==> flow/design.v <==
module mux2 #(parameter width = 16)
(
input sel,
input [width-1:0] a, b,
output logic [width-1:0] f
);
always_comb
begin
if (sel == 0)
f = a;
else
f = b;
end
endmodule
module mux4 #(parameter width = 16)
(
input [1:0] sel,
input [width-1:0] a, b, c, d,
output logic [width-1:0] f
);
always_comb
begin
if (sel == 2'b00)
f = a;
else if (sel == 2'b01)
f = b;
else if (sel == 2'b10)
f = c;
else
f = d;
end
endmodule
module register #(parameter width = 16)
(
    input clk,
    input load,
    input [width-1:0] in,
    output logic [width-1:0] out
);
logic [width-1:0] data;
always_ff @(posedge clk)
begin
    if (load)
    begin
        data <= in;
    end
end
always_comb
begin
    out = data;
end
endmodule
module array #(parameter width = 128, parameter has_reset = 0)
(
    input clk,
    input rst,
    input write,
    input logic [2:0] index,
    input [width-1:0] datain,
    output logic [width-1:0] dataout
);
logic [width-1:0] data [7:0];
always_ff @(posedge clk)
begin
    if (has_reset && rst)
    begin
        for (int i = 0; i < 8; i++)
        begin
            data[i] <= '0;
        end
    end
    else if (write == 1)
    begin
        data[index] <= datain;
    end
end
assign dataout = data[index];
endmodule
module cpudatainmux
(
	input [15:0] cpu_sel,
	input logic [127:0] dat_o_cpu,
	input logic [127:0] dat_i_cpu,
	output logic [127:0] cpudatainmux_out
);
mux2 #(.width (8)) cpudatainmux0
(
	.sel(cpu_sel[0]),
	.a(dat_o_cpu[7:0]), 
	.b(dat_i_cpu[7:0]),
	.f(cpudatainmux_out[7:0])
);
mux2 #(.width (8)) cpudatainmux1
(
	.sel(cpu_sel[1]),
	.a(dat_o_cpu[15:8]), 
	.b(dat_i_cpu[15:8]),
	.f(cpudatainmux_out[15:8])
);
mux2 #(.width (8)) cpudatainmux2
(
	.sel(cpu_sel[2]),
	.a(dat_o_cpu[23:16]), 
	.b(dat_i_cpu[23:16]),
	.f(cpudatainmux_out[23:16])
);
mux2 #(.width (8)) cpudatainmux3
(
	.sel(cpu_sel[3]),
	.a(dat_o_cpu[31:24]), 
	.b(dat_i_cpu[31:24]),
	.f(cpudatainmux_out[31:24])
);
mux2 #(.width (8)) cpudatainmux4
(
	.sel(cpu_sel[4]),
	.a(dat_o_cpu[39:32]), 
	.b(dat_i_cpu[39:32]),
	.f(cpudatainmux_out[39:32])
);
mux2 #(.width (8)) cpudatainmux5
(
	.sel(cpu_sel[5]),
	.a(dat_o_cpu[47:40]), 
	.b(dat_i_cpu[47:40]),
	.f(cpudatainmux_out[47:40])
);
mux2 #(.width (8)) cpudatainmux6
(
	.sel(cpu_sel[6]),
	.a(dat_o_cpu[55:48]), 
	.b(dat_i_cpu[55:48]),
	.f(cpudatainmux_out[55:48])
);
mux2 #(.width (8)) cpudatainmux7
(
	.sel(cpu_sel[7]),
	.a(dat_o_cpu[63:56]), 
	.b(dat_i_cpu[63:56]),
	.f(cpudatainmux_out[63:56])
);
mux2 #(.width (8)) cpudatainmux8
(
	.sel(cpu_sel[8]),
	.a(dat_o_cpu[71:64]), 
	.b(dat_i_cpu[71:64]),
	.f(cpudatainmux_out[71:64])
);
mux2 #(.width (8)) cpudatainmux9
(
	.sel(cpu_sel[9]),
	.a(dat_o_cpu[79:72]), 
	.b(dat_i_cpu[79:72]),
	.f(cpudatainmux_out[79:72])
);
mux2 #(.width (8)) cpudatainmux10
(
	.sel(cpu_sel[10]),
	.a(dat_o_cpu[87:80]), 
	.b(dat_i_cpu[87:80]),
	.f(cpudatainmux_out[87:80])
);
mux2 #(.width (8)) cpudatainmux11
(
	.sel(cpu_sel[11]),
	.a(dat_o_cpu[95:88]), 
	.b(dat_i_cpu[95:88]),
	.f(cpudatainmux_out[95:88])
);
mux2 #(.width (8)) cpudatainmux12
(
	.sel(cpu_sel[12]),
	.a(dat_o_cpu[103:96]), 
	.b(dat_i_cpu[103:96]),
	.f(cpudatainmux_out[103:96])
);
mux2 #(.width (8)) cpudatainmux13
(
	.sel(cpu_sel[13]),
	.a(dat_o_cpu[111:104]), 
	.b(dat_i_cpu[111:104]),
	.f(cpudatainmux_out[111:104])
);
mux2 #(.width (8)) cpudatainmux14
(
	.sel(cpu_sel[14]),
	.a(dat_o_cpu[119:112]), 
	.b(dat_i_cpu[119:112]),
	.f(cpudatainmux_out[119:112])
);
mux2 #(.width (8)) cpudatainmux15
(
	.sel(cpu_sel[15]),
	.a(dat_o_cpu[127:120]), 
	.b(dat_i_cpu[127:120]),
	.f(cpudatainmux_out[127:120])
);
endmodule
module cache_datapath
(
    input clk,
    input rst,
    input logic [15:0] adr_i_cpu_in,
	 input way0_write,
	 input v0_write,
	 input v0_in,
	 input dirty0_write,
	 input dirty0_in,
	 input way1_write,
	 input v1_write,
	 input v1_in,
	 input dirty1_write,
	 input dirty1_in,
	 input lru_write,
	 input lru_in,
	 output logic lru_out,
	 input datainmux_sel,
	 input memaddrmux_sel,
	 output logic dirty,
	 output logic hit,
	 output logic hit0,
	 output logic [127:0] dat_o_cpu,
	 input [15:0] cpu_sel,
	 input logic [127:0] dat_i_cpu_in,
	 output logic [127:0] dat_o_mem,
	 output logic [15:0] adr_o_mem,
	 input logic [127:0] dat_i_mem,
	 input load_mar,
	 input load_mdr,
	 input reginmux_sel,
	 input addrregmux_sel
);
logic [127:0] datainmux_out;
logic [127:0] data0_out;
logic [8:0] tag0_out;
logic valid0_out;
logic dirty0_out;
logic comp0_out;
logic [127:0] data1_out;
logic [8:0] tag1_out;
logic [8:0] tagmux_out;
logic valid1_out;
logic dirty1_out;
logic comp1_out;
logic hit1;
logic [15:0] write_back_addr;
logic [127:0] cpudatainmux_out;
logic [15:0] memaddrmux_out;
logic [127:0] memdatamux_out;
logic [15:0] adr_i_cpu;
logic [127:0] dat_i_cpu;
logic [15:0] mar_in;
logic [15:0] mar_out;
assign hit0 = (adr_i_cpu_in[15:7] == tag0_out) & valid0_out;
assign hit1 = (adr_i_cpu_in[15:7] == tag1_out) & valid1_out;
assign hit = hit0 | hit1;
assign write_back_addr = {tagmux_out,adr_i_cpu_in[6:4],4'b0000};
assign adr_o_mem = mar_out;
array #(.width(128)) data0
(
    .clk(clk),
    .rst(rst),
    .write(way0_write),
    .index(adr_i_cpu[6:4]),
    .datain(datainmux_out),
    .dataout(data0_out)
);
array #(.width(9)) tag0
(
    .clk(clk),
    .rst(rst),
    .write(way0_write),
    .index(adr_i_cpu[6:4]),
    .datain(adr_i_cpu[15:7]),
    .dataout(tag0_out)
);
array #(.width(1), .has_reset(1)) valid0
(
    .clk(clk),
    .rst(rst),
    .write(v0_write),
    .index(adr_i_cpu[6:4]),
    .datain(v0_in),
    .dataout(valid0_out)
);
array #(.width(1), .has_reset(1)) dirty0
(
    .clk(clk),
    .rst(rst),
    .write(dirty0_write),
    .index(adr_i_cpu[6:4]),
    .datain(dirty0_in),
    .dataout(dirty0_out)
);
array #(.width(128)) data1
(
    .clk(clk),
    .rst(rst),
    .write(way1_write),
    .index(adr_i_cpu[6:4]),
    .datain(datainmux_out),
    .dataout(data1_out)
);
array #(.width(9)) tag1
(
    .clk(clk),
    .rst(rst),
    .write(way1_write),
    .index(adr_i_cpu[6:4]),
    .datain(adr_i_cpu[15:7]),
    .dataout(tag1_out)
);
array #(.width(1), .has_reset(1)) valid1
(
    .clk(clk),
    .rst(rst),
    .write(v1_write),
    .index(adr_i_cpu[6:4]),
    .datain(v1_in),
    .dataout(valid1_out)
);
array #(.width(1), .has_reset(1)) dirty1
(
    .clk(clk),
    .rst(rst),
    .write(dirty1_write),
    .index(adr_i_cpu[6:4]),
    .datain(dirty1_in),
    .dataout(dirty1_out)
);
array #(.width(1), .has_reset(1)) lru
(
    .clk(clk),
    .rst(rst),
    .write(lru_write),
    .index(adr_i_cpu[6:4]),
    .datain(lru_in),
    .dataout(lru_out)
);
mux2 #(.width (128)) cpudatamux
(
	.sel(hit0),
	.a(data1_out), 
	.b(data0_out),
	.f(dat_o_cpu)
);
mux2 #(.width (128)) memdatamux
(
	.sel(lru_out),
	.a(data0_out), 
	.b(data1_out),
	.f(dat_o_mem)
);
mux2 #(.width (9)) tagmux
(
	.sel(lru_out),
	.a(tag0_out), 
	.b(tag1_out),
	.f(tagmux_out)
);
mux2 #(.width (1)) dirtymux
(
	.sel(lru_out),
	.a(dirty0_out), 
	.b(dirty1_out),
	.f(dirty)
);
mux2 #(.width (128)) datainmux
(
	.sel(datainmux_sel),
	.a(dat_i_mem), 
	.b(cpudatainmux_out),
	.f(datainmux_out)
);
cpudatainmux cpudatainmux1
(
	.cpu_sel,
	.dat_o_cpu,
	.dat_i_cpu,
	.cpudatainmux_out
);
assign dat_i_cpu = dat_i_cpu_in;
register #(.width(16)) mar
(
    .clk(clk),
    .load(load_mar),
    .in(mar_in),
    .out(mar_out)
);
mux2 #(.width (16)) addrregmux
(
	.sel(addrregmux_sel),
	.a(adr_i_cpu_in), 
	.b(mar_out),
	.f(adr_i_cpu)
);
mux2 #(.width (16)) reginmux
(
	.sel(reginmux_sel),
	.a(adr_i_cpu_in), 
	.b(write_back_addr),
	.f(mar_in)
);
endmodule
module cache_control
(
	 input clk,
	 input rst,
	 output logic way0_write,
	 output logic v0_write,
	 output logic v0_in,
	 output logic dirty0_write,
	 output logic dirty0_in,
	 output logic way1_write,
	 output logic v1_write,
	 output logic v1_in,
	 output logic dirty1_write,
	 output logic dirty1_in,
	 output logic lru_write,
	 output logic lru_in,
	 input lru_out,
	 output logic datainmux_sel,
	 output logic memaddrmux_sel,
	 input dirty,
	 input hit,
	 input hit0,
	 input mem_ack,
	 input mem_rty,
	 output logic mem_cyc,
	 output logic mem_stb,
	 output logic mem_we,
	 input cpu_cyc,
	 input cpu_stb,
	 input cpu_we,
	 output logic cpu_ack,
	 output logic load_mdr,
	 output logic reginmux_sel,
	 output logic addrregmux_sel,
	 output logic load_mar
);
localparam [1:0] hit_idle   = 2'd0,
                 allocate   = 2'd1,
                 write_back = 2'd2,
                 strobe     = 2'd3;
logic [1:0] state, next_states;
always_comb
begin : state_actions
	 way0_write = 1'b0;
	 v0_write = 1'b0;
	 v0_in = 1'b0;
	 dirty0_write= 1'b0;
	 dirty0_in= 1'b0;
	 way1_write = 1'b0;
	 v1_write= 1'b0;
	 v1_in= 1'b0;
	 dirty1_write= 1'b0;
	 dirty1_in= 1'b0;
	 lru_write= 1'b0;
	 lru_in = 1'b0;
	 datainmux_sel= 1'b0;
	 memaddrmux_sel= 1'b0;
	 mem_cyc = 1'b0;
	 mem_stb = 1'b0;
	 mem_we = 1'b0;
	 cpu_ack = 1'b0;
	load_mdr = (cpu_cyc & cpu_stb);
	addrregmux_sel = 1'b0;
	 case(state)
		hit_idle: begin
			if (cpu_cyc & cpu_stb  & hit ) begin
				if (hit0) begin
					lru_in = 1;
					lru_write = 1;
				end
				else begin
					lru_in = 0;
					lru_write = 1;
				end
				if (cpu_we) begin
					datainmux_sel = 1;
					if(hit0) begin
						way0_write = 1;
						v0_write = 1;
						v0_in = 1;
						dirty0_write= 1;
						dirty0_in= 1;
					end
					else begin
						way1_write = 1;
						v1_write = 1;
						v1_in = 1;
						dirty1_write= 1;
						dirty1_in= 1;
					end
				end
				cpu_ack = 1'b1;
			end
		end
		allocate: begin
			mem_cyc = 1;
			mem_stb = 1;
			mem_we = 0;
			addrregmux_sel = 1;
			if(lru_out == 0) begin
				way0_write = 1;
				v0_write = 1;
				v0_in = 1;
				dirty0_write= 1;
				dirty0_in= 0;
			end
			else begin
				way1_write = 1;
				v1_write = 1;
				v1_in = 1;
				dirty1_write= 1;
				dirty1_in= 0;
			end
		end
		write_back: begin
		addrregmux_sel = 1;
			memaddrmux_sel = 1;
			mem_we = 1;
			mem_cyc = 1;
			mem_stb = 1;
		end
		strobe: begin
			mem_cyc = 0;
			mem_stb = 0;
		end
		default:  ;
	endcase
end
always_comb
begin : next_state_logic
	  next_states = state;
	  reginmux_sel = 0;
	  load_mar = 0;
	  case(state)
		hit_idle:	
			if(cpu_cyc & cpu_stb) begin
					if(hit == 1) next_states = hit_idle;
						else begin 
							load_mar = 1;
							if(dirty == 0) 
							begin
								next_states = allocate;
							end
							else 
							begin
								next_states = write_back;
								reginmux_sel = 1;
							end
						end
			end
		allocate: if (mem_ack == 0) next_states = allocate;
						else next_states = hit_idle;
		write_back: if (mem_ack == 0) next_states = write_back;
						else next_states = strobe;
		strobe: begin
			load_mar = 1;
			next_states = allocate;
		end
	endcase
end
always_ff @(posedge clk)
begin: next_state_assignment
	 if (rst)
		state <= hit_idle;
	 else
		state <= next_states;
end
endmodule
module cache
(
    input clk,
    input rst,
    input  [11:0]  cpu_adr,
    input  [127:0] cpu_dat_m,
    input  [15:0]  cpu_sel,
    input          cpu_cyc,
    input          cpu_stb,
    input          cpu_we,
    output [127:0] cpu_dat_s,
    output         cpu_ack,
    output         cpu_rty,
    output [11:0]  mem_adr,
    output [127:0] mem_dat_m,
    output [15:0]  mem_sel,
    output         mem_cyc,
    output         mem_stb,
    output         mem_we,
    input  [127:0] mem_dat_s,
    input          mem_ack,
    input          mem_rty
);
logic way0_write;
logic v0_write;
logic v0_in;
logic dirty0_write;
logic dirty0_in;
logic way1_write;
logic v1_write;
logic v1_in;
logic dirty1_write;
logic dirty1_in;
logic lru_write;
logic lru_in;
logic lru_out;
logic datainmux_sel;
logic memaddrmux_sel;
logic dirty;
logic hit;
logic hit0;
logic load_mar;
logic load_mdr;
logic [15:0] adr_i_cpu;
logic [15:0] adr_o_mem;
logic reginmux_sel;
logic addrregmux_sel;
assign cpu_rty = cpu_stb & cpu_cyc & (!cpu_ack);
assign adr_i_cpu = {cpu_adr,4'b0000};
assign mem_sel = 16'b1111111111111111;
assign mem_adr = adr_o_mem[15:4];
cache_control cache_controller
(
	 .clk(clk),
	 .rst(rst),
	 .way0_write,
	 .v0_write,
	 .v0_in,
	 .dirty0_write,
	 .dirty0_in,
	 .way1_write,
	 .v1_write,
	 .v1_in,
	 .dirty1_write,
	 .dirty1_in,
	 .lru_write,
	 .lru_in,
	 .lru_out,
	 .datainmux_sel,
	 .memaddrmux_sel,
	 .dirty,
	 .hit,
	 .hit0,
	 .mem_ack,
	 .mem_rty,
	 .mem_cyc,
	 .mem_stb,
	 .mem_we,
	 .cpu_cyc,
	 .cpu_stb,
	 .cpu_we,
	 .cpu_ack,
	 .load_mar,
	 .load_mdr,
	 .reginmux_sel,
	 .addrregmux_sel
);
cache_datapath cache_datapath1
(
    .clk(clk),
    .rst(rst),
    .adr_i_cpu_in(adr_i_cpu),
	 .way0_write,
	 .v0_write,
	 .v0_in,
	 .dirty0_write,
	 .dirty0_in,
	 .way1_write,
	 .v1_write,
	 .v1_in,
	 .dirty1_write,
	 .dirty1_in,
	 .lru_write,
	 .lru_in,
	 .lru_out,
	 .datainmux_sel,
	 .memaddrmux_sel,
	 .dirty,
	 .hit,
	 .hit0,
	 .dat_o_cpu(cpu_dat_s),
	 .cpu_sel,
	 .dat_i_cpu_in(cpu_dat_m),
	 .dat_o_mem(mem_dat_m),
	 .adr_o_mem,
	 .dat_i_mem(mem_dat_s),
	 .load_mar,
	 .load_mdr,
	 .reginmux_sel,
	 .addrregmux_sel
);
endmodule
Tool chain data of cache
The steps from the RTL of cache to its reports follow in flow order. Lines are those of the file above, counted from 1. Library cell names are shortened. Not given: n/a

Top: cache. Clock port: clk. Library: sky130hd. Timing corner: tt_025C_1v80.

Word level
Source: Yosys, flattened and elaborated, memories not mapped. Widths are those after wreduce. Registers that Yosys merges into a memory's read port (data or address) are not register bits. Print and check cells do not count. Equal cells are merged and count once. Yosys's memory passes give these memory sizes; they may raise the number of words (mostly to a power of two), join words into wider ones and drop unused or constant bits.

The entry for bits in registers reads 18. The entry for memory bits (writable) reads 2232. The figure for memory cells is 9. The entry for bits of input ports reads 291. The figure for output and inout bits is 289. The entry for elaborated cells reads 125.

Eq/ne operators: 6. The entry for muxes and demuxes reads 93. Under bitwise gates (word level) stands 6. For reductions and logical operators the number is 9.

Memory list: cache_datapath1.data0.data (depth 8, bits a word 128, line 62) `logic [width-1:0] data [7:0];`; cache_datapath1.data1.data (depth 8, bits a word 128, line 62); cache_datapath1.tag0.data (depth 8, bits a word 9, line 62); cache_datapath1.tag1.data (depth 8, bits a word 9, line 62); cache_datapath1.dirty0.data (depth 8, bits a word 1, line 62); cache_datapath1.dirty1.data (depth 8, bits a word 1, line 62).

Further memories, not shown: 3.

Operators with widths (number): 128-bit 2-to-1 mux (7); 8-bit 2-to-1 mux (16); 32-bit by 1-bit logical AND with 1-bit output with constant A (2); 9-bit 2-to-1 mux (5); 1-bit 2-to-1 mux (40); 16-bit 2-to-1 mux (2); 3-bit 2-to-1 mux (8); 9-bit == test (2); 1-bit case mux with 2-bit select (8); 1-bit case mux with 3-bit select (3); 2-bit case mux with 4-bit select (1); 2-bit OR reduction (3); 3-bit OR reduction (2); 2-bit 2-to-1 mux (3); 1-bit bitwise AND (5); 2-bit == test with constant B (2); 2-bit by 1-bit == test with 1-bit output with constant B (1); 2-bit by 1-bit != test with 1-bit output with constant B (1); 2-bit zero test (1); 1-bit bitwise OR (1); 1-bit zero test (1).

Logic depth
Yosys ltp: most cells in a row. Word level: on the elaborated netlist, between registers, memories and ports. Mapped: between sequential cells and ports; inverters and the memories' decode and read muxes count.

For depth in word-level cells the number is 9. For ABC_AREA the number is 1. The entry for gate-level depth with buffers reads 26. The entry for mapped depth without buffers reads 21.

Mapped cells and area
Yosys stat after the flow's synthesis: flattened, memories mapped to cells. It holds for the ABC_AREA given above (unset counts as 0); a run with the other value may have another netlist.

Cell types: edfxtp_1 (number 2228, total area 6.69E+04 um^2); a21oi_1 (number 2083, total area 1.04E+04 um^2); nand2_1 (number 1755, total area 6.59E+03 um^2); a22oi_1 (number 630, total area 4.73E+03 um^2); buf_2 (number 425, total area 2127.04 um^2); nand3_1 (number 351, total area 1.76E+03 um^2); inv_1 (number 406, total area 1.52E+03 um^2); clkbuf_1 (number 368, total area 1.38E+03 um^2); nand2_4 (number 122, total area 1.37E+03 um^2); nand4_1 (number 189, total area 1.18E+03 um^2); nor2_1 (number 265, total area 994.704 um^2); and2_1 (number 137, total area 857.072 um^2); o21ai_0 (number 166, total area 830.797 um^2); and3_1 (number 91, total area 569.296 um^2); a221oi_1 (number 54, total area 472.954 um^2); dfxtp_1 (number 20, total area 400.384 um^2); buf_6 (number 28, total area 315.302 um^2); a211oi_1 (number 37, total area 277.766 um^2).

Other cell types: 21; their cells: 188.

The figure for mapped cells is 9543. The figure for synthesis area is 104011.0 um^2. The figure for sequential part of the area is 67304.6 um^2. For mapped flip-flops the number is 2248. The entry for buffers reads 901.

Worst setup path after synthesis
Path of least setup slack by OpenSTA after synthesis, without wires, with an ideal clock, recovery checks aside; 20% of the period is set as input and as output delay. Where synthesis merged equal registers, the netlist keeps one of their names.

Kind: in2reg. Start point: in cpu_adr[2]. End point: mem cache_datapath1.data1.data[0][0]. The figure for clock period is 7500 ps. Under input delay stands 1500 ps. Under setup time stands 490 ps. Under time at the first pin stands 1500 ps. The entry for arrival time reads 6161 ps. The figure for required time is 7010 ps. For setup slack the number is 849 ps. For path delay the number is 5151 ps. Driving pins on the path: 20. Under buffers on the path stands 4. Under synthesis period reached stands 6651 ps.

"path delay" is the arrival time less input delay plus setup time. "driving pins on the path": output pins that drive a net of the path, with the launching flip-flop's if there is one; two outputs of one cell count as two. "synthesis period reached" is the clock period less the worst setup slack; recovery checks do not enter. This is arithmetic on one report: input and output delays are still those of the set period (20% each).

Path through: inv_1 -> o21ai_0 -> nand2_1 -> nor2_1 -> buf_2 -> nand3_1 -> nand2_1 -> nor2_1 -> nand2_1 -> nand2_1 -> nor2_1 -> nand3b_1 -> nor2_2 -> nand4_4 -> nand2_4 -> buf_6 -> nand2_2 -> buf_2 -> buf_2 -> inv_1.

Ends and longest elaborated chain, after synthesis: from (decl) (line 577) `input  [11:0]  cpu_adr,`; to (decl) (line 62) `logic [width-1:0] data [7:0];`.

Chain of elaborated cells between the ends: none given.

Timing after layout
From the final timing report of job 1: the path of least setup slack in the routed layout; clock arrival at registers is part of the times. The report prints the path's times to 10 ps; the period is as set.

Kind: in2out. Start point: in cpu_adr[2]. End point: out cpu_dat_s[19]. The figure for clock period is 10200 ps. Under input delay stands 2040 ps. Under external output delay stands 2040 ps. Under time at the first pin stands 2040 ps. The entry for arrival time reads 5240 ps. The figure for required time is 8160 ps. For setup slack the number is 2920 ps. Driving pins on the path: 18. Under buffers on the path stands 7.

The rows between start and end are the longest chain of elaborated cells between them; the timing report does not say that the signal goes this way. Where chains are equally long, one stands for them. Each line given opens the expression or statement behind the cell; cells for indexed reads and writes are added by Yosys, which also makes memories of some case tables. A memory read counts as a cell of the chain, while the word-level depth stops at memories.

Path through: dlymetal6s2s_1 -> inv_1 -> o21ai_0 -> nand2_2 -> buf_4 -> buf_6 -> nand2_1 -> nor2_4 -> buf_4 -> buf_16 -> buf_6 -> a22oi_1 -> and2_0 -> nand4_1 -> inv_1 -> nand2_1 -> and2_1 -> clkdlybuf4s50_1. Length of the longest elaborated chain: 5. The entry for elaborated cells between the ends (all ways) reads 8. The entry for source lines of those cells reads 3. Classes of those cells: eq/ne: 1; mux: 2; logic: 1; memory: 4.

Ends and longest elaborated chain, after layout: from (decl) (line 577) `input  [11:0]  cpu_adr,`; 16-bit 2-to-1 mux (line 9) `if (sel == 0)`; memory read 8 x 9 bit (line 62) `logic [width-1:0] data [7:0];`; 9-bit == test (line 254) `assign hit0 = (adr_i_cpu_in[15:7] == tag0_out) & valid0_out;`; 1-bit bitwise AND (line 254); 128-bit 2-to-1 mux (line 9); to (decl) (line 583) `output [127:0] cpu_dat_s,`.

==> results <==
Record of 3 stored runs of the RTL-to-layout flow on cache, platform sky130hd. The runs are unordered. Constraints: input delay and output delay 20% of the set period each, output load 0.01 pF. "time used up by the worst setup path" is the time allowed to the run's worst setup path (the clock period less input and output delay, where it has them) less its slack. Clock arrival times count: a late capture clock shortens it, a late launch clock lengthens it. "time used up by the worst setup path" is given in steps of 10 ps.

Job 1 has these settings: ABC_AREA 1; CORE_ASPECT_RATIO 0.73; CORE_MARGIN 10; CORE_UTILIZATION 48; CTS_CLUSTER_DIAMETER 137; GPL_ROUTABILITY_DRIVEN 0; SETUP_SLACK_MARGIN 2.81; period_ns 10.2; CAP_MARGIN 20; SLEW_MARGIN 20. The measured area of the synthesized netlist is 104011.0 um^2. For the area inside the die boundary the run shows 235939.0 um^2. For the final design utilization the run shows 56.5%. For the setup slack of the worst path the run shows 2915 ps. The time used up by the worst setup path comes to 3200 ps. Critical path kind: in2out.

Job 2 has these settings: CAP_MARGIN 10; CELL_PAD_IN_SITES_DETAIL_PLACEMENT 1; CORE_ASPECT_RATIO 0.9; CORE_UTILIZATION 68; CTS_CLUSTER_DIAMETER 48; CTS_CLUSTER_SIZE 83; GPL_ROUTABILITY_DRIVEN 0; MAX_ROUTING_LAYER met5; MIN_ROUTING_LAYER met1; PLACE_DENSITY_LB_ADDON 0.03; SETUP_SLACK_MARGIN 0.15; period_ns 4.45; CORE_MARGIN 2; SLEW_MARGIN 20. Outcome: incomplete, placement halted on DPL-0033.

Job 3 has these settings: ABC_AREA 1; CELL_PAD_IN_SITES_DETAIL_PLACEMENT 2; CORE_ASPECT_RATIO 0.73; CORE_MARGIN 10; CORE_UTILIZATION 48; CTS_CLUSTER_DIAMETER 137; GPL_ROUTABILITY_DRIVEN 1; GPL_TIMING_DRIVEN 0; HOLD_SLACK_MARGIN -0.08; MAX_ROUTING_LAYER met4; PLACE_DENSITY 0.9; SETUP_SLACK_MARGIN 2.81; period_ns 10.2; CAP_MARGIN 20; SLEW_MARGIN 20. Outcome: incomplete, placement halted on DPL-0033.
